==> flow/design.v <==
module AFH_map_table(
A,
O
);
input [6:0] A;
output [6:0] O;
assign O = ~A;
endmodule
module div(
clk, rstz,
div_en_p,
dividend,
divisor,
result_o
);
input clk, rstz;
input div_en_p;
input [24:0] dividend;
input [6:0] divisor;
output [49:0] result_o;
parameter IDLE=2'h0, DIVON=2'h1, DIVEnd=2'h2;
reg [1:0] cs, ns;
wire [25:0] div_temp;
reg [50:0] op_dividend;
reg [4:0] divcnt;
always @(posedge clk or negedge rstz)
begin
  if (!rstz)
    begin
      op_dividend <= 0;
      divcnt <=0;
    end  
  else if (div_en_p && (cs==IDLE))
    begin
      op_dividend <= {25'b0,dividend[24:0],1'b0};
      divcnt <=0;
    end  
  else if (cs==DIVON)
    begin
      op_dividend <= div_temp[25] ? {op_dividend[49:0],1'b0} : {div_temp[24:0],op_dividend[24:0],1'b1};
      divcnt <= divcnt + 1'b1;
    end  
end
reg [49:0] result_o;
always @(posedge clk or negedge rstz)
begin
  if (!rstz)
    result_o <= 0;
  else if (cs==DIVEnd)
    result_o <= {op_dividend[50:26],op_dividend[24:0]};   
end
assign div_temp = {1'b0, op_dividend[49:25]} - {1'b0, divisor};
always @(posedge clk or negedge rstz)
begin
  if (!rstz)
    cs <= 0;
  else 
    cs <= ns;
end
always @*
begin
  ns = cs;
  case(cs)
    IDLE:
      begin
        if (div_en_p) ns = DIVON;
      end
    DIVON:
      begin
        if (divcnt==5'd24) ns = DIVEnd;
      end  
    DIVEnd:
      ns = IDLE;  
  endcase
end
endmodule
module hopkernal(
rstz,
X, A, C,
B,
D,
E, F, Fprime,
Y1,
Y2,
regi_AFH_channel_map,
regi_AFH_N,
fk
);
input rstz;
input [4:0] X, C;
input [4:0] A;
input [3:0] B;
input [8:0] D;
input [6:0] E, F, Fprime;
input Y1;
input [5:0] Y2;
input [79:0] regi_AFH_channel_map;
input [6:0] regi_AFH_N;
output [6:0] fk;
wire [4:0] Zprime = X + A;
wire [4:0] Z;
assign Z[0] = B[0] ^ Zprime[0];
assign Z[1] = B[1] ^ Zprime[1];
assign Z[2] = B[2] ^ Zprime[2];
assign Z[3] = B[3] ^ Zprime[3];
assign Z[4] =  Zprime[4];
wire [4:0] stage1_z, stage2_z, stage3_z, stage4_z, stage5_z, stage6_z, stage7_z;
wire [13:0] P = {C[4:0] ^ {5{Y1}}, D[8:0]};
assign stage1_z[1] = P[13] ? Z[2] : Z[1];
assign stage1_z[2] = P[13] ? Z[1] : Z[2];
assign stage1_z[0] = P[12] ? Z[3] : Z[0];
assign stage1_z[3] = P[12] ? Z[0] : Z[3];
assign stage1_z[4] = Z[4];
assign stage2_z[1] = P[11] ? stage1_z[3] : stage1_z[1];
assign stage2_z[3] = P[11] ? stage1_z[1] : stage1_z[3];
assign stage2_z[2] = P[10] ? stage1_z[4] : stage1_z[2];
assign stage2_z[4] = P[10] ? stage1_z[2] : stage1_z[4];
assign stage2_z[0] = stage1_z[0];
assign stage3_z[0] = P[9] ? stage2_z[3] : stage2_z[0];
assign stage3_z[3] = P[9] ? stage2_z[0] : stage2_z[3];
assign stage3_z[1] = P[8] ? stage2_z[4] : stage2_z[1];
assign stage3_z[4] = P[8] ? stage2_z[1] : stage2_z[4];
assign stage3_z[2] = stage2_z[2];
assign stage4_z[3] = P[7] ? stage3_z[4] : stage3_z[3];
assign stage4_z[4] = P[7] ? stage3_z[3] : stage3_z[4];
assign stage4_z[0] = P[6] ? stage3_z[2] : stage3_z[0];
assign stage4_z[2] = P[6] ? stage3_z[0] : stage3_z[2];
assign stage4_z[1] = stage3_z[1];
assign stage5_z[1] = P[5] ? stage4_z[3] : stage4_z[1];
assign stage5_z[3] = P[5] ? stage4_z[1] : stage4_z[3];
assign stage5_z[0] = P[4] ? stage4_z[4] : stage4_z[0];
assign stage5_z[4] = P[4] ? stage4_z[0] : stage4_z[4];
assign stage5_z[2] = stage4_z[2];
assign stage6_z[3] = P[3] ? stage5_z[4] : stage5_z[3];
assign stage6_z[4] = P[3] ? stage5_z[3] : stage5_z[4];
assign stage6_z[1] = P[2] ? stage5_z[2] : stage5_z[1];
assign stage6_z[2] = P[2] ? stage5_z[1] : stage5_z[2];
assign stage6_z[0] = stage5_z[0];
assign stage7_z[2] = P[1] ? stage6_z[3] : stage6_z[2];
assign stage7_z[3] = P[1] ? stage6_z[2] : stage6_z[3];
assign stage7_z[0] = P[0] ? stage6_z[1] : stage6_z[0];
assign stage7_z[1] = P[0] ? stage6_z[0] : stage6_z[1];
assign stage7_z[4] = stage6_z[4];
wire [6:0] em79 = E[6:0] > 7'd78 ? E[6:0]-7'd79 : E[6:0];
wire [7:0] tmp1 = em79 + F[6:0];  
wire [7:0] tmp1m79 = tmp1[7:0] > 8'd78 ? tmp1[7:0]-8'd79 : tmp1[7:0];   
wire [7:0] tmp2 = tmp1m79[6:0] + stage7_z[4:0] + Y2;                    
wire [6:0] adder2m79 = tmp2 > 7'd78 ? tmp2-7'd79 : tmp2[6:0];
wire rfchused = regi_AFH_channel_map[adder2m79[6:0]];
wire [6:0] emN = {2'b0,E[6:0]} >= {regi_AFH_N,2'b0}                 ? {2'b0,E[6:0]} - {regi_AFH_N,2'b0} :
                 {2'b0,E[6:0]} >= ({regi_AFH_N,1'b0}+regi_AFH_N) ? {2'b0,E[6:0]} - ({regi_AFH_N,1'b0}+regi_AFH_N) :
                 {1'b0,E[6:0]} >= {regi_AFH_N,1'b0}                 ? {1'b0,E[6:0]} - {regi_AFH_N,1'b0} :
                 E[6:0] >= regi_AFH_N                              ? E[6:0]-regi_AFH_N : E[6:0];
wire [7:0] tmp1N = emN + Fprime[6:0];  
wire [7:0] tmp1mN = tmp1N[7:0] >= regi_AFH_N ? tmp1N[7:0]-regi_AFH_N : tmp1N[7:0];   
wire [4:0] a7zmN = {2'b0,stage7_z[4:0]} >= regi_AFH_N ? {2'b0,stage7_z[4:0]} - regi_AFH_N : stage7_z[4:0];  
wire [7:0] tmp2N = tmp1mN[6:0] + a7zmN + Y2;                                      
wire [6:0] adder2mN = tmp2N >= regi_AFH_N ? tmp2N-regi_AFH_N : tmp2N[6:0];
wire [6:0] kprimem = adder2mN;
wire [6:0] fkprime, basicfk;
AFH_map_table AFH_map_table_u(
.A(kprimem),
.O(fkprime)
);
assign basicfk = (adder2m79<=7'd39) ? {adder2m79[5:0], 1'b0} : {(adder2m79-7'd40), 1'b1};
assign fk = rfchused ? basicfk : fkprime;
endmodule
module hopctrlwd(
clk_6M, rstz, p_033us,
mpr_Y,
counter_clkN1, counter_clkE1,
psrxfhs_succ_p,
psrxfhs,
pstxid,
m_tslot_p, ms_tslot_p,
ps_N_incr_p,
pageAB_2Npage_count, 
Atrain,
regi_interlace_offset, regi_page_k_nudge,
regi_AFH_mode,
regi_AFH_N,
ps, gips, is, giis, page, inquiry, mpr, spr, ir, conns,
prs_clock_frozen, prm_clock_frozen,
CLK, CLKE, CLKN, BD_ADDR,
counter_isFHS,
Xprm, Xir, Xprs,
X,
Y1,
Y2,
A,
B,
C,
D,
E, F, Fprime
);
input clk_6M, rstz, p_033us;
input mpr_Y;
input [5:0] counter_clkN1;
input [5:0] counter_clkE1;
input psrxfhs_succ_p;
input psrxfhs;
input pstxid;
input m_tslot_p, ms_tslot_p;
input ps_N_incr_p;
input [3:0] pageAB_2Npage_count;
input Atrain;
input [4:0] regi_interlace_offset, regi_page_k_nudge;
input regi_AFH_mode;
input [6:0] regi_AFH_N;
input ps, gips, is, giis, page, inquiry, mpr, spr, ir, conns;
input prs_clock_frozen, prm_clock_frozen;
input [27:0] CLK, CLKE, CLKN, BD_ADDR;
input [4:0] counter_isFHS;
output [4:0] Xprm, Xir, Xprs;
output [4:0] X;
output Y1;
output [5:0] Y2;
output [4:0] A;
output [3:0] B;
output [4:0] C;
output [8:0] D;
output [6:0] E, F, Fprime;
wire [1:0] k_nudge;
wire [4:0] k_offset;
reg [27:0] CLKN_frozen, CLKE_frozen;
reg [4:0] k_offset_frozen;
reg [4:0] k_nudge_frozen;
always @(posedge clk_6M or negedge rstz)
begin
  if (!rstz)
    begin
     CLKN_frozen <= 0;
    end 
  else if (!prs_clock_frozen)
    begin
     CLKN_frozen <= CLKN;
    end 
end
always @(posedge clk_6M or negedge rstz)
begin
  if (!rstz)
    begin
     CLKE_frozen <= 0;
     k_offset_frozen <= 0;
     k_nudge_frozen <= 0;
    end 
  else if (!prm_clock_frozen)
    begin
     CLKE_frozen <= CLKE;
     k_offset_frozen <= k_offset;
     k_nudge_frozen <= k_nudge;
    end 
end
assign k_nudge = regi_page_k_nudge;  
assign k_offset = Atrain ? 5'd24 : 5'd8;
wire [3:0] xpt = {CLKE[4:2],CLKE[0]} - CLKE[16:12];    
wire [4:0] Xp = CLKE[16:12] + k_offset + k_nudge + xpt ;   
wire [4:0] Xprs = CLKN_frozen[16:12] + counter_clkN1[5:1];
wire [3:0] xprmt = {CLKE_frozen[4:2],CLKE_frozen[0]} - CLKE_frozen[16:12];
wire [4:0] Xprm = CLKE_frozen[16:12] + k_offset_frozen + k_nudge_frozen + xprmt + counter_clkE1[5:1];
wire [3:0] xit = {CLKN[4:2],CLKN[0]} - CLKN[16:12];
wire [4:0] Xi = CLKN[16:12] + k_offset + k_nudge + xit ;
wire [4:0] Xir = CLKN[16:12] + counter_isFHS ;
assign X = ({5{ps}}      & CLKN[16:12]) |     
           ({5{gips}}    & (CLKN[16:12]+regi_interlace_offset)) |   
           ({5{is}}      & Xir[4:0]) |        
           ({5{giis}}    & (Xir[4:0]+regi_interlace_offset)) |      
           ({5{page}}    & Xp[4:0]) |
           ({5{inquiry}} & Xi[4:0]) |
           ({5{mpr}}     & Xprm[4:0]) |    
           ({5{spr}}     & Xprs[4:0]) |    
           ({5{ir}}      & Xir[4:0]) |     
           ({5{conns}}   & CLK[6:2]);      
wire spr_Y = pstxid | (psrxfhs ? 1'b0 : counter_clkN1[0]);
assign Y1 =({1{page}}    & CLKE[1]) |
           ({1{inquiry}} & CLKN[1]) |
           ({1{mpr}}     & mpr_Y  ) |   
           ({1{spr}}     & spr_Y  ) |   
           ({1{ir}}      & 1'b1) |     
           ({1{conns}}   & (CLK[1]&(!regi_AFH_mode)) );      
assign Y2 =({6{page}}    & {CLKE[1],5'b0}) |
           ({6{inquiry}} & {CLKN[1],5'b0}) |
           ({6{mpr}}     & {mpr_Y  ,5'b0}) |   
           ({6{spr}}     & {spr_Y  ,5'b0}) |   
           ({6{ir}}      & {1'b1   ,5'b0}) |     
           ({6{conns}}   & {(CLK[1]&(!regi_AFH_mode)) ,5'b0});      
assign A = ({5{ps}}      & BD_ADDR[27:23]) |     
           ({5{gips}}    & BD_ADDR[27:23]) |   
           ({5{is}}      & BD_ADDR[27:23]) |        
           ({5{giis}}    & BD_ADDR[27:23]) |      
           ({5{page}}    & BD_ADDR[27:23]) |
           ({5{inquiry}} & BD_ADDR[27:23]) |
           ({5{mpr}}     & BD_ADDR[27:23]) |    
           ({5{spr}}     & BD_ADDR[27:23]) |    
           ({5{ir}}      & BD_ADDR[27:23]) |     
           ({5{conns}}   & BD_ADDR[27:23] ^ CLK[25:21]);      
assign B = BD_ADDR[22:19];
assign C = ({5{ps}}      & {BD_ADDR[8],BD_ADDR[6],BD_ADDR[4],BD_ADDR[2],BD_ADDR[0]}) |     
           ({5{gips}}    & {BD_ADDR[8],BD_ADDR[6],BD_ADDR[4],BD_ADDR[2],BD_ADDR[0]}) |   
           ({5{is}}      & {BD_ADDR[8],BD_ADDR[6],BD_ADDR[4],BD_ADDR[2],BD_ADDR[0]}) |        
           ({5{giis}}    & {BD_ADDR[8],BD_ADDR[6],BD_ADDR[4],BD_ADDR[2],BD_ADDR[0]}) |      
           ({5{page}}    & {BD_ADDR[8],BD_ADDR[6],BD_ADDR[4],BD_ADDR[2],BD_ADDR[0]}) |
           ({5{inquiry}} & {BD_ADDR[8],BD_ADDR[6],BD_ADDR[4],BD_ADDR[2],BD_ADDR[0]}) |
           ({5{mpr}}     & {BD_ADDR[8],BD_ADDR[6],BD_ADDR[4],BD_ADDR[2],BD_ADDR[0]}) |    
           ({5{spr}}     & {BD_ADDR[8],BD_ADDR[6],BD_ADDR[4],BD_ADDR[2],BD_ADDR[0]}) |    
           ({5{ir}}      & {BD_ADDR[8],BD_ADDR[6],BD_ADDR[4],BD_ADDR[2],BD_ADDR[0]}) |     
           ({5{conns}}   & {BD_ADDR[8],BD_ADDR[6],BD_ADDR[4],BD_ADDR[2],BD_ADDR[0]} ^ CLK[20:16]);      
assign D = ({9{ps}}      & BD_ADDR[18:10]) |     
           ({9{gips}}    & BD_ADDR[18:10]) |   
           ({9{is}}      & BD_ADDR[18:10]) |        
           ({9{giis}}    & BD_ADDR[18:10]) |      
           ({9{page}}    & BD_ADDR[18:10]) |
           ({9{inquiry}} & BD_ADDR[18:10]) |
           ({9{mpr}}     & BD_ADDR[18:10]) |    
           ({9{spr}}     & BD_ADDR[18:10]) |    
           ({9{ir}}      & BD_ADDR[18:10]) |     
           ({9{conns}}   & (BD_ADDR[18:10] ^ CLK[15:7]));      
assign E = {BD_ADDR[13],BD_ADDR[11],BD_ADDR[9],BD_ADDR[7],BD_ADDR[5],BD_ADDR[3],BD_ADDR[1]};           
reg div_en_p;
always @(posedge clk_6M or negedge rstz)
begin
  if (!rstz)
     div_en_p <= 0;
  else 
     div_en_p <= (CLK[6:0]==7'hff) & ms_tslot_p;
end
wire divffclk = clk_6M;
wire [24:0] Ft, nc1;
div mod79_F(
.clk      (divffclk                   ),
.rstz     (rstz                       ),
.div_en_p (div_en_p                   ),
.dividend ({CLK[27:7],4'b0}           ),
.divisor  (7'd79                      ),
.result_o ({Ft[24:0],nc1[24:0]}       )
);
assign F = ({7{conns}} & Ft[6:0]);
wire [24:0] Fprimet, nc2;
div mod79_Fprime(
.clk      (divffclk                   ),
.rstz     (rstz                       ),
.div_en_p (div_en_p                   ),
.dividend ({CLK[27:7],4'b0}           ),
.divisor  (regi_AFH_N                 ),
.result_o ({Fprimet[24:0],nc2[24:0]}  )
);
assign Fprime = ({7{conns}} & Fprimet[6:0]);
endmodule
module fkctrl(
clk_6M, rstz,
regi_isMaster,
ir,
psrxfhs_succ_p,
fk_page,
page,
ps_pagerespTO,
scancase,
m_half_tslot_p,
mpr,
m_tslot_p,
connsnewslave, connsnewmaster,
CLKN, CLKE, CLK,
txbit_period, rxbit_period,
fkset_p,   
ps, pstxid, psrxfhs, psackfhs, pagetxfhs, pagetmp, pagerxackfhs ,
corre_threshold,
counter_clkN1,
counter_clkE1,
fk_pstxid,
fk_psrxfhs,
fk_psackfhs,
fk_connsnewslave, fk_connsnewmaster,
fk_pagetxfhs,
fk_pagerxackfhs,
fk_spr, fk_mpr,
fk_chg_p, fk_chg_p_ff
);
input clk_6M, rstz;
input regi_isMaster;
input ir;
input psrxfhs_succ_p;
input fk_page;
input page;
input ps_pagerespTO;
input scancase;
input m_half_tslot_p;
input mpr;
input m_tslot_p;
input connsnewslave, connsnewmaster;
input [27:0] CLKN, CLKE, CLK;
input txbit_period, rxbit_period;
input fkset_p;   
input ps, pstxid, psrxfhs, psackfhs, pagetxfhs, pagetmp, pagerxackfhs ;
input corre_threshold;
output [5:0] counter_clkN1;
output [5:0] counter_clkE1;
output fk_pstxid;
output fk_psrxfhs;
output fk_psackfhs;
output fk_connsnewslave, fk_connsnewmaster;
output fk_pagetxfhs;
output fk_pagerxackfhs;
output fk_spr, fk_mpr;
output fk_chg_p, fk_chg_p_ff;
assign fk_spr = fk_pstxid | fk_psrxfhs | fk_psackfhs;
assign fk_mpr = fk_pagetxfhs | fk_pagerxackfhs;
wire ir_fkset_p = regi_isMaster ? fkset_p & !ir : fkset_p;
wire fk_chg_p = ((!(txbit_period | rxbit_period)) & ir_fkset_p);  
wire psrxfhs_fk_chg_p = fk_psrxfhs & fkset_p;
wire scancase_fk_chg_p = (scancase) & fkset_p;
reg fk_chg_p_ff;
always @(posedge clk_6M or negedge rstz)
begin
  if (!rstz)
     fk_chg_p_ff <= 0;
  else 
     fk_chg_p_ff <= fk_chg_p | scancase_fk_chg_p | psrxfhs_fk_chg_p;
end
reg fk_pstxid;
always @(posedge clk_6M or negedge rstz)
begin
  if (!rstz)
     fk_pstxid <= 0;
  else if (ps & corre_threshold & fkset_p)   
     fk_pstxid <= 1'b1;
  else if (pstxid & fk_chg_p)
     fk_pstxid <= 1'b0;
end
reg fk_psrxfhs;
always @(posedge clk_6M or negedge rstz)
begin
  if (!rstz)
     fk_psrxfhs <= 0;
  else if (pstxid & fk_chg_p)
     fk_psrxfhs <= 1'b1;
  else if ((psrxfhs & corre_threshold & fk_chg_p) | ps_pagerespTO)
     fk_psrxfhs <= 1'b0;
end
reg fk_psackfhs;
always @(posedge clk_6M or negedge rstz)
begin
  if (!rstz)
     fk_psackfhs <= 0;
  else if (psrxfhs & corre_threshold & fk_chg_p)
     fk_psackfhs <= 1'b1;
  else if (psackfhs & fk_chg_p & CLKN[0])
     fk_psackfhs <= 1'b0;
end
reg fk_connsnewslave;
always @(posedge clk_6M or negedge rstz)
begin
  if (!rstz)
     fk_connsnewslave <= 0;
  else if (psackfhs & fk_chg_p & CLKN[0])
     fk_connsnewslave <= 1'b1;
  else if (connsnewslave & fk_chg_p & CLK[0])   
     fk_connsnewslave <= 1'b0;
end
reg fk_pagetxfhs;
always @(posedge clk_6M or negedge rstz)
begin
  if (!rstz)
     fk_pagetxfhs <= 0;
  else if ( (pagetmp & fk_chg_p) | (pagerxackfhs & !corre_threshold & fk_chg_p) )
     fk_pagetxfhs <= 1'b1;
  else if ((pagetxfhs & fk_chg_p) | fk_page)
     fk_pagetxfhs <= 1'b0;
end
reg fk_pagerxackfhs;
always @(posedge clk_6M or negedge rstz)
begin
  if (!rstz)
     fk_pagerxackfhs <= 0;
  else if (pagetxfhs & fk_chg_p)
     fk_pagerxackfhs <= 1'b1;
  else if (pagerxackfhs & fk_chg_p & CLKE[0])
     fk_pagerxackfhs <= 1'b0;
end
reg fk_connsnewmaster;
always @(posedge clk_6M or negedge rstz)
begin
  if (!rstz)
     fk_connsnewmaster <= 0;
  else if (pagerxackfhs & corre_threshold & m_half_tslot_p)   
     fk_connsnewmaster <= 1'b1;
  else if ((connsnewmaster & fk_chg_p & CLK[0]) | page )  
     fk_connsnewmaster <= 1'b0;
end
wire ps_N_incr_p = (pstxid & fk_chg_p) | ((psrxfhs|psackfhs) & fkset_p & CLKN[0]);
reg [5:0] counter_clkN1;
always @(posedge clk_6M or negedge rstz)
begin
  if (!rstz)
    begin
     counter_clkN1 <= 0;
    end 
  else if (ps & corre_threshold & fkset_p)   
    begin
     counter_clkN1 <= 6'h1;
    end 
  else if (psrxfhs_succ_p)
     counter_clkN1 <= {counter_clkN1[5:1],1'b0};
  else if (ps_N_incr_p)
    begin
     counter_clkN1 <= counter_clkN1+1'b1;
    end 
end
wire page_N_incr_p = fk_chg_p & CLKE[0] & (pagetxfhs | pagerxackfhs);
reg [5:0] counter_clkE1;
always @(posedge clk_6M or negedge rstz)
begin
  if (!rstz)
    begin
     counter_clkE1 <= 0;
    end 
  else if (!fk_mpr)   
    begin
     counter_clkE1 <= 6'd0;
    end 
  else if (page_N_incr_p)  
    begin
     counter_clkE1 <= counter_clkE1+1'b1;
    end 
end
endmodule
module hopselection(
clk_6M, rstz, p_033us,
regi_isMaster,
ps_pagerespTO,
fk_page,
scancase,
m_half_tslot_p,
connsnewslave, connsnewmaster,
txbit_period, rxbit_period,
fkset_p,   
psackfhs, pagetxfhs, pagetmp, pagerxackfhs ,
corre_threshold,
psrxfhs_succ_p,
psrxfhs,
pstxid,
m_tslot_p, ms_tslot_p,
ps_N_incr_p,
pageAB_2Npage_count, 
Atrain,
regi_interlace_offset, regi_page_k_nudge,
regi_AFH_mode,
regi_AFH_N, regi_AFH_channel_map,
ps, gips, is, giis, page, inquiry, mpr, spr, ir, conns,
prs_clock_frozen, prm_clock_frozen,
CLK, CLKE, CLKN, BD_ADDR,
counter_isFHS,
fk,
fk_chg_p, fk_chg_p_ff,
fk_pstxid
);
input clk_6M, rstz, p_033us;
input regi_isMaster;
input ps_pagerespTO;
input fk_page;
input scancase;
input m_half_tslot_p;
input connsnewslave, connsnewmaster;
input txbit_period, rxbit_period;
input fkset_p;   
input psackfhs, pagetxfhs, pagetmp, pagerxackfhs ;
input corre_threshold;
wire [5:0] counter_clkN1;
wire [5:0] counter_clkE1;
input psrxfhs_succ_p;
input psrxfhs;
input pstxid;
input m_tslot_p, ms_tslot_p;
input ps_N_incr_p;
input [3:0] pageAB_2Npage_count;
input Atrain;
input [4:0] regi_interlace_offset, regi_page_k_nudge;
input regi_AFH_mode;
input [6:0] regi_AFH_N;
input [79:0] regi_AFH_channel_map;
input ps, gips, is, giis, page, inquiry, mpr, spr, ir, conns;
input prs_clock_frozen, prm_clock_frozen;
input [27:0] CLK, CLKE, CLKN, BD_ADDR;
input [4:0] counter_isFHS;
output [6:0] fk;
output fk_chg_p, fk_chg_p_ff;
output fk_pstxid;
wire [4:0] Xprm, Xir, Xprs;
wire [4:0] X;
wire Y1;
wire [5:0] Y2;
wire [4:0] A;
wire [3:0] B;
wire [4:0] C;
wire [8:0] D;
wire [6:0] E, F, Fprime;
wire fk_connsnewslave, fk_connsnewmaster;
wire fk_conns = conns | fk_connsnewslave | fk_connsnewmaster;
wire [27:0] fk_CLK = fk_conns ? CLK + 1'b1 : CLK;
wire [27:0] fk_CLKE = CLKE + 1'b1;
wire [27:0] fk_CLKN = CLKN + 1'b1;
hopctrlwd hopctrlwd_u(
.clk_6M               (clk_6M               ), 
.rstz                 (rstz                 ), 
.p_033us              (p_033us              ),
.mpr_Y                (counter_clkE1[0]     ),
.counter_clkN1        (counter_clkN1        ),  
.counter_clkE1        (counter_clkE1        ),       
.psrxfhs_succ_p       (psrxfhs_succ_p       ),
.psrxfhs              (fk_psrxfhs              ),
.pstxid               (fk_pstxid               ),
.m_tslot_p            (m_tslot_p            ),
.ms_tslot_p           (ms_tslot_p           ),
.ps_N_incr_p          (ps_N_incr_p          ),
.pageAB_2Npage_count  (pageAB_2Npage_count  ), 
.Atrain               (Atrain               ),
.regi_interlace_offset(regi_interlace_offset),
.regi_page_k_nudge    (regi_page_k_nudge    ),
.regi_AFH_mode        (regi_AFH_mode        ),
.regi_AFH_N           (regi_AFH_N           ),
.ps                   (ps                   ), 
.gips                 (gips                 ), 
.is                   (is                   ), 
.giis                 (giis                 ), 
.page                 (fk_page                 ), 
.inquiry              (inquiry              ), 
.mpr                  (fk_mpr                  ), 
.spr                  (fk_spr                  ), 
.ir                   (ir                   ), 
.conns                (fk_conns                ),
.prs_clock_frozen     (prs_clock_frozen     ), 
.prm_clock_frozen     (prm_clock_frozen     ),
.CLK                  (fk_CLK                  ), 
.CLKE                 (fk_CLKE                 ), 
.CLKN                 (fk_CLKN                 ), 
.BD_ADDR              (BD_ADDR          ),
.counter_isFHS        (counter_isFHS        ),
.Xprm                 (Xprm                 ), 
.Xir                  (Xir                  ),
.Xprs                 (Xprs                 ), 
.X                    (X                    ),
.Y1                   (Y1                   ),
.Y2                   (Y2                   ),
.A                    (A                    ),
.B                    (B                    ),
.C                    (C                    ),
.D                    (D                    ),
.E                    (E                    ), 
.F                    (F                    ), 
.Fprime               (Fprime               )
);
hopkernal hopkernal_u(
.rstz                (rstz                ),
.X                   (X                   ), 
.A                   (A                   ), 
.C                   (C                   ),
.B                   (B                   ),
.D                   (D                   ),
.E                   (E                   ), 
.F                   (F                   ),
.Fprime              (Fprime              ),
.Y1                  (Y1                  ),
.Y2                  (Y2                  ),
.regi_AFH_channel_map(regi_AFH_channel_map),
.regi_AFH_N          (regi_AFH_N          ),
.fk                  (fk                  )
);
fkctrl fkctrl_u(
.clk_6M         (clk_6M         ), 
.rstz           (rstz           ),
.regi_isMaster  (regi_isMaster  ),
.ir             (ir             ),
.psrxfhs_succ_p (psrxfhs_succ_p ),
.fk_page        (fk_page        ),
.page           (page           ),
.ps_pagerespTO  (ps_pagerespTO  ),
.scancase       (scancase       ),
.m_half_tslot_p (m_half_tslot_p ),
.mpr            (mpr            ),
.m_tslot_p      (m_tslot_p      ),
.connsnewslave  (connsnewslave  ),
.connsnewmaster (connsnewmaster ),
.CLKN           (CLKN           ),
.CLKE           (CLKE           ),
.CLK            (CLK            ),
.txbit_period   (txbit_period   ), 
.rxbit_period   (rxbit_period   ),
.fkset_p        (fkset_p        ),   
.ps             (ps             ), 
.pstxid         (pstxid         ), 
.psrxfhs        (psrxfhs        ), 
.psackfhs       (psackfhs       ), 
.pagetxfhs      (pagetxfhs      ), 
.pagetmp        (pagetmp        ), 
.pagerxackfhs   (pagerxackfhs   ),
.corre_threshold(corre_threshold),
.counter_clkN1   (counter_clkN1   ),
.counter_clkE1   (counter_clkE1   ),
.fk_pstxid       (fk_pstxid       ),
.fk_psrxfhs      (fk_psrxfhs      ),
.fk_psackfhs     (fk_psackfhs     ),
.fk_connsnewslave(fk_connsnewslave),
.fk_connsnewmaster(fk_connsnewmaster),
.fk_pagetxfhs    (fk_pagetxfhs    ),
.fk_pagerxackfhs (fk_pagerxackfhs ),
.fk_spr          (fk_spr          ),
.fk_mpr          (fk_mpr          ),
.fk_chg_p        (fk_chg_p        ),
.fk_chg_p_ff     (fk_chg_p_ff     )
);
endmodule
# ---- From RTL to reports: hopselection
# What the tools print for hopselection, step after step.
# Line numbers count from 1 in the design file above.
# Operators carry their Yosys type and port widths (W data, S select, Z words).
# Library cell names are shortened.
# A cell with -- has no value.
dict set report design {
  top_module {hopselection}
  clock_port {clk_6M}
  cell_library {sky130hd}
  pvt_corner {tt_025C_1v80}
}

# ---- Word-level counts
# Source: Yosys, flattened and elaborated, memories not mapped. Widths are those after wreduce. Registers that Yosys merges into a memory's read port (data or address) are not register bits. Print and check cells do not count. Equal cells are merged and count once.
dict set report bits {
  ramBits 0
  latch_bits 0
  rom_bits 0
  out_inout_bits 10
  memories 0
  in_bits 256
  regBits 240
  word_cells 348
  clocked_rd_ports_x_width 0
}
dict set report classes {
  cmp 11
  shift 1
  multipliers 0
  n_logic 152
  n_eq 13
  div 0
  n_reduce_logical 24
  addsub 45
  mux 78
}
# cell n
set ops {}
lappend ops {{$mux W50} 6}
lappend ops {{$and A5 B5 Y5} 30}
lappend ops {{$or A5 B5 Y5} 27}
lappend ops {{$and A9 B9 Y9} 10}
lappend ops {{$or A9 B9 Y9} 9}
lappend ops {{$shiftx A80 B7 Y1} 1}
lappend ops {{$mux W7} 11}
lappend ops {{$add A5 B5 Y5} 9}
lappend ops {{$mux W1} 44}
lappend ops {{$sub A7 B7 Y7} 6}
lappend ops {{$and A1 B1 Y1} 34}
lappend ops {{$add A17 B1 Y17 const B} 2}
lappend ops {{$and A6 B6 Y6} 5}
lappend ops {{$or A6 B6 Y6} 5}
lappend ops {{$mux W6} 5}
lappend ops {{$mux W5} 6}
lappend ops {{$add A28 B1 Y28 const B} 1}
lappend ops {{$mux W28} 1}
lappend ops {{$sub A25 B7 Y26} 1}
lappend ops {{$sub A25 B7 Y26 const B} 1}
lappend ops {{$or A1 B1 Y1} 21}
lappend ops {{$sub A7 B7 Y7 const B} 3}
lappend ops {{$reduce_bool A2 Y1} 10}
lappend ops {{$ge A7 B9 Y1} 2}
lappend ops {{$add A7 B5 Y8} 2}
lappend ops {{$add A7 B7 Y8} 2}
lappend ops {{$add A8 B6 Y8} 2}
lappend ops {{$ge A8 B7 Y1} 2}
# Other operator kinds: 33; their cells: 66.

# ---- Depth
# Depth = most cells in a row (Yosys ltp): at word level without a register or memory, in the mapped netlist without a sequential cell, where the memories' decode and read muxes count.
dict set report logic_depth {
  ltp_word 29
  abc_area 0
  depth_mapped 55
  mapped_depth_nobuf 54
}

# ---- Netlist
# Source: synth_stat.txt of the flow (Yosys; design flattened, memories mapped). It holds for the ABC_AREA given above (unset counts as 0); a run with the other value may have another netlist.
# cell_type n area_total_um2
set types {}
lappend types {dfrtp_1 167 4.18E+03}
lappend types {ha_1 143 1.79E+03}
lappend types {xnor2_1 127 1.11E+03}
lappend types {mux2i_1 95 950.912}
lappend types {mux4_2 38 855.821}
lappend types {xor2_1 77 674.397}
lappend types {fa_1 31 620.595}
lappend types {nor2_1 156 585.562}
lappend types {nand2_1 143 536.765}
lappend types {a21oi_1 103 515.494}
lappend types {mux2_2 45 506.736}
lappend types {a211oi_1 65 487.968}
lappend types {o21ai_0 96 480.461}
lappend types {inv_1 118 442.925}
lappend types {a21o_1 56 420.403}
lappend types {nand3_1 51 255.245}
lappend types {clkbuf_1 67 251.491}
lappend types {nor3_1 45 225.216}
# Not listed: further types 76, cells in them 351.
dict set report synth_totals {
  n_buf 82
  seq_area_um2 4231.6
  ff_cells 169
  mapped_cells 1974
  area_um2 17606.9
}
# The figures by module come from a second, unflattened synthesis with its own total; it is not the netlist above.
dict set report unflattened {
  hier_cells 2385
  area_unflattened_um2 22494.1
}
# Each row is one instance without its submodules.
# mod instances seq_area_um2 area_um2 cells
set by_module {}
lappend by_module {div 2 2728.9 5300.1 476}
lappend by_module {hopkernal 1 0.0 6138.4 730}
lappend by_module {hopctrlwd 1 475.5 3116.7 361}
lappend by_module {hopselection 1 0.0 1594.0 233}
lappend by_module {fkctrl 1 500.5 1018.5 102}
lappend by_module {AFH_map_table 1 0.0 26.3 7}

# ---- Timing after synthesis
# Path of least setup slack by OpenSTA after synthesis, without wires, with an ideal clock, recovery checks aside; 20% of the period is set as input and as output delay. Where synthesis merged equal registers, the netlist keeps one of their names.
dict set report synth_timing {
  path_type {input port to output port}
  from {input port CLKN[6]}
  to {output port fk[4]}
  period_ns 25.0
  path_buffers 3
  path_delay_ns 10.304
  t_arrival_ns 15.304
  required_ns 20.000
  out_delay_ns 5.000
  launch_ns 5.000
  stages 43
  path_slack_ns 4.696
  input_delay_ns 5.000
  period_less_setup_slack_ns 20.304
}
# "path_delay_ns" = arrival - input delay + setup time.
# At an output port there is no setup time.
# "stages" counts driving pins, that of a launching flip-flop among them; a cell with two outputs on the path counts twice.
# "period_less_setup_slack_ns" is the clock period less the worst setup slack; recovery checks do not enter. This is arithmetic on one report: input and output delays are still those of the set period (20% each).
# Between the ends stands the longest chain of elaborated cells between them, by number of cells; it is not shown to be the way that was timed. Of several equally long chains one is given.
# A line is the first line of the expression or statement that the cell stems from. Yosys adds cells for indexed reads and writes and turns some case tables into memories.
dict set report synth_between {
  cell_sequence {nand4_1 > or3_1 > nor2_1 > xor2_1 > fa_1 > inv_1 > fa_1 > ha_1 > fa_1 > xor2_1 > a222oi_1 > nand3_1 > a211o_1 > ha_1 > a21o_1 > inv_1 > or4_1 > o311ai_1 > (+7 left out) > inv_1 > ha_1 > clkbuf_1 > buf_1 > clkbuf_1 > inv_1 > ha_1 > nor2_1 > nand3_1 > a21oi_1 > nor3_2 > nor3b_4 > xor2_2 > mux4_2 > o31ai_1 > or4_4 > a31oi_4 > mux2_2}
  elab_chain_len 29
  cone_cells 75
  cone_lines 52
  cone_classes {add/sub: 17; compare: 4; shift: 1; mux: 33; logic: 20}
}
# item line
set synth_lines {}
lappend synth_lines {{start: declaration} 582} ;# input [27:0] CLK, CLKE, CLKN, BD_ADDR;
lappend synth_lines {{$add A17 B1 Y17} 600} ;# wire [27:0] fk_CLKN = CLKN + 1'b1;
lappend synth_lines {{$add A5 B5 Y5} 265} ;# ({5{gips}}    & (CLKN[16:12]+regi_interlace_offset)) |
lappend synth_lines {{$and A5 B5 Y5} 265}
lappend synth_lines {{$or A5 B5 Y5 (9 in a row)} 264} ;# assign X = ({5{ps}}      & CLKN[16:12]) |
lappend synth_lines {{$add A5 B5 Y5} 100} ;# wire [4:0] Zprime = X + A;
lappend synth_lines {{$xor A1 B1 Y1} 105} ;# assign Z[3] = B[3] ^ Zprime[3];
lappend synth_lines {{$mux W1} 112} ;# assign stage1_z[3] = P[12] ? Z[0] : Z[3];
lappend synth_lines {{(+7 left out)} --}
lappend synth_lines {{$mux W5} 156} ;# wire [4:0] a7zmN = {2'b0,stage7_z[4:0]} >= regi_AFH_N ? {2'b0,stage7_z[4:0]} - regi_AFH_N : stage7_z[4:0];
lappend synth_lines {{$add A7 B5 Y8} 157} ;# wire [7:0] tmp2N = tmp1mN[6:0] + a7zmN + Y2;
lappend synth_lines {{$add A8 B6 Y8} 157}
lappend synth_lines {{$sub A7 B7 Y7} 158} ;# wire [6:0] adder2mN = tmp2N >= regi_AFH_N ? tmp2N-regi_AFH_N : tmp2N[6:0];
lappend synth_lines {{$mux W7} 158}
lappend synth_lines {{$not A7 Y7} 7} ;# assign O = ~A;
lappend synth_lines {{$mux W7} 166} ;# assign fk = rfchused ? basicfk : fkprime;
lappend synth_lines {{end: declaration} 584} ;# output [6:0] fk;
# Some nets on the timed path still bear RTL names; the line given drives or declares the net.
# net line
set synth_nets {}
lappend synth_nets {fk_CLKN[13] 600}

# ---- Worst path after layout
# Path of least setup slack in the final report of entry A (OpenROAD, finished layout, wires in). Where an end is a register, its clock arrival counts in the times.
dict set report layout_timing {
  path_type {input port to output port}
  from {input port CLKN[7]}
  to {output port fk[3]}
  out_delay_ns 4.62
  launch_ns 4.62
  path_slack_ns 1.35
  required_ns 18.48
  path_buffers 3
  t_arrival_ns 17.13
  period_ns 23.1
  input_delay_ns 4.62
  stages 55
}
# Between the ends stands the longest chain of elaborated cells between them, by number of cells; it is not shown to be the way that was timed. Of several equally long chains one is given.
dict set report layout_between {
  cell_sequence {clkdlybuf4s50_1 > nand4_1 > or3_1 > nor2_1 > xor2_1 > inv_1 > ha_1 > a21o_1 > a21oi_1 > xor2_1 > ha_1 > inv_1 > ha_1 > xor2_1 > a222oi_1 > nand3_1 > a211o_1 > ha_1 > (+19 left out) > o41ai_1 > buf_4 > o31a_1 > o21ai_0 > ha_1 > a21o_1 > a21oi_1 > o21bai_1 > a21o_1 > xor2_1 > ha_1 > nand4_1 > nor2_1 > a211oi_1 > and2_1 > mux2_2 > mux2i_1 > clkdlybuf4s50_1}
  elab_chain_len 29
  cone_cells 75
  cone_lines 52
  cone_classes {add/sub: 17; compare: 4; shift: 1; mux: 33; logic: 20}
}
# item line
set layout_lines {}
lappend layout_lines {{start: declaration} 582} ;# input [27:0] CLK, CLKE, CLKN, BD_ADDR;
lappend layout_lines {{$add A17 B1 Y17} 600} ;# wire [27:0] fk_CLKN = CLKN + 1'b1;
lappend layout_lines {{$add A5 B5 Y5} 265} ;# ({5{gips}}    & (CLKN[16:12]+regi_interlace_offset)) |
lappend layout_lines {{$and A5 B5 Y5} 265}
lappend layout_lines {{$or A5 B5 Y5 (9 in a row)} 264} ;# assign X = ({5{ps}}      & CLKN[16:12]) |
lappend layout_lines {{$add A5 B5 Y5} 100} ;# wire [4:0] Zprime = X + A;
lappend layout_lines {{$xor A1 B1 Y1} 105} ;# assign Z[3] = B[3] ^ Zprime[3];
lappend layout_lines {{$mux W1} 112} ;# assign stage1_z[3] = P[12] ? Z[0] : Z[3];
lappend layout_lines {{(+7 left out)} --}
lappend layout_lines {{$mux W5} 156} ;# wire [4:0] a7zmN = {2'b0,stage7_z[4:0]} >= regi_AFH_N ? {2'b0,stage7_z[4:0]} - regi_AFH_N : stage7_z[4:0];
lappend layout_lines {{$add A7 B5 Y8} 157} ;# wire [7:0] tmp2N = tmp1mN[6:0] + a7zmN + Y2;
lappend layout_lines {{$add A8 B6 Y8} 157}
lappend layout_lines {{$sub A7 B7 Y7} 158} ;# wire [6:0] adder2mN = tmp2N >= regi_AFH_N ? tmp2N-regi_AFH_N : tmp2N[6:0];
lappend layout_lines {{$mux W7} 158}
lappend layout_lines {{$not A7 Y7} 7} ;# assign O = ~A;
lappend layout_lines {{$mux W7} 166} ;# assign fk = rfchused ? basicfk : fkprime;
lappend layout_lines {{end: declaration} 584} ;# output [6:0] fk;
# Some nets on the timed path still bear RTL names; the line given drives or declares the net.
# net line
set layout_nets {}
lappend layout_nets {fk_CLKN[13] 600}

# Settings and measured results of 3 stored flow runs for module hopselection (sky130hd), not sorted in any way. The constraints put input and output delay at 20% of the set period each and load the outputs with 0.01 pF.
# "period_reached_ns" is the run's clock period less its worst setup slack. It is reckoned from that one timing run; input and output delays stay at 20% of the period that was set.
# "timing.worst_path_ns" is the time allowed to the run's worst setup path (the clock period less input and output delay, where it has them) less its slack. Clock arrival times count: a late capture clock shortens it, a late launch clock lengthens it.
# By "total_power_uw" is meant OpenSTA's value without simulated activity: inputs other than the clock are taken to toggle once in ten clock periods, and the tool carries that through the logic.
run="entry A" settings CORE_UTILIZATION=40 PLACE_DENSITY=0.6 SETUP_SLACK_MARGIN=-0.33 period_ns=23.1 CAP_MARGIN=20 CORE_MARGIN=2 SLEW_MARGIN=20
run="entry A" results die_area_um2=45710.4 layout_stdcell_area_um2=21060.2 total_power_uw=1939 yosys_chip_area_um2=17606.9 timing.setup.tns_ns=0.000 fin_ws_ns=1.347 layout_utilization_frac=0.487 final_hold_ws_ns=0.477 period_reached_ns=21.753 timing.worst_path_ns=12.51 timing.worst_path_kind="input port to output port"
run="entry B" settings ABC_AREA=0 CAP_MARGIN=35 CELL_PAD_IN_SITES_DETAIL_PLACEMENT=1 CORE_UTILIZATION=59 GPL_ROUTABILITY_DRIVEN=1 MAX_ROUTING_LAYER="met4" PLACE_DENSITY=0.6 SLEW_MARGIN=25 TNS_END_PERCENT=100 period_ns=25.0 CORE_MARGIN=2
run="entry B" outcome="did not finish, routing stopped with GRT-0232"
run="entry C" settings ABC_AREA=1 CAP_MARGIN=0 CELL_PAD_IN_SITES_DETAIL_PLACEMENT=2 CELL_PAD_IN_SITES_GLOBAL_PLACEMENT=0 CORE_MARGIN=4 CTS_CLUSTER_DIAMETER=72 CTS_CLUSTER_SIZE=83 MAX_ROUTING_LAYER="met4" PLACE_DENSITY_LB_ADDON=0.12 SETUP_SLACK_MARGIN=3.08 TNS_END_PERCENT=50 period_ns=18.1 CORE_UTILIZATION=40 SLEW_MARGIN=20
run="entry C" outcome="did not finish, clock tree synthesis stopped with DPL-0033"
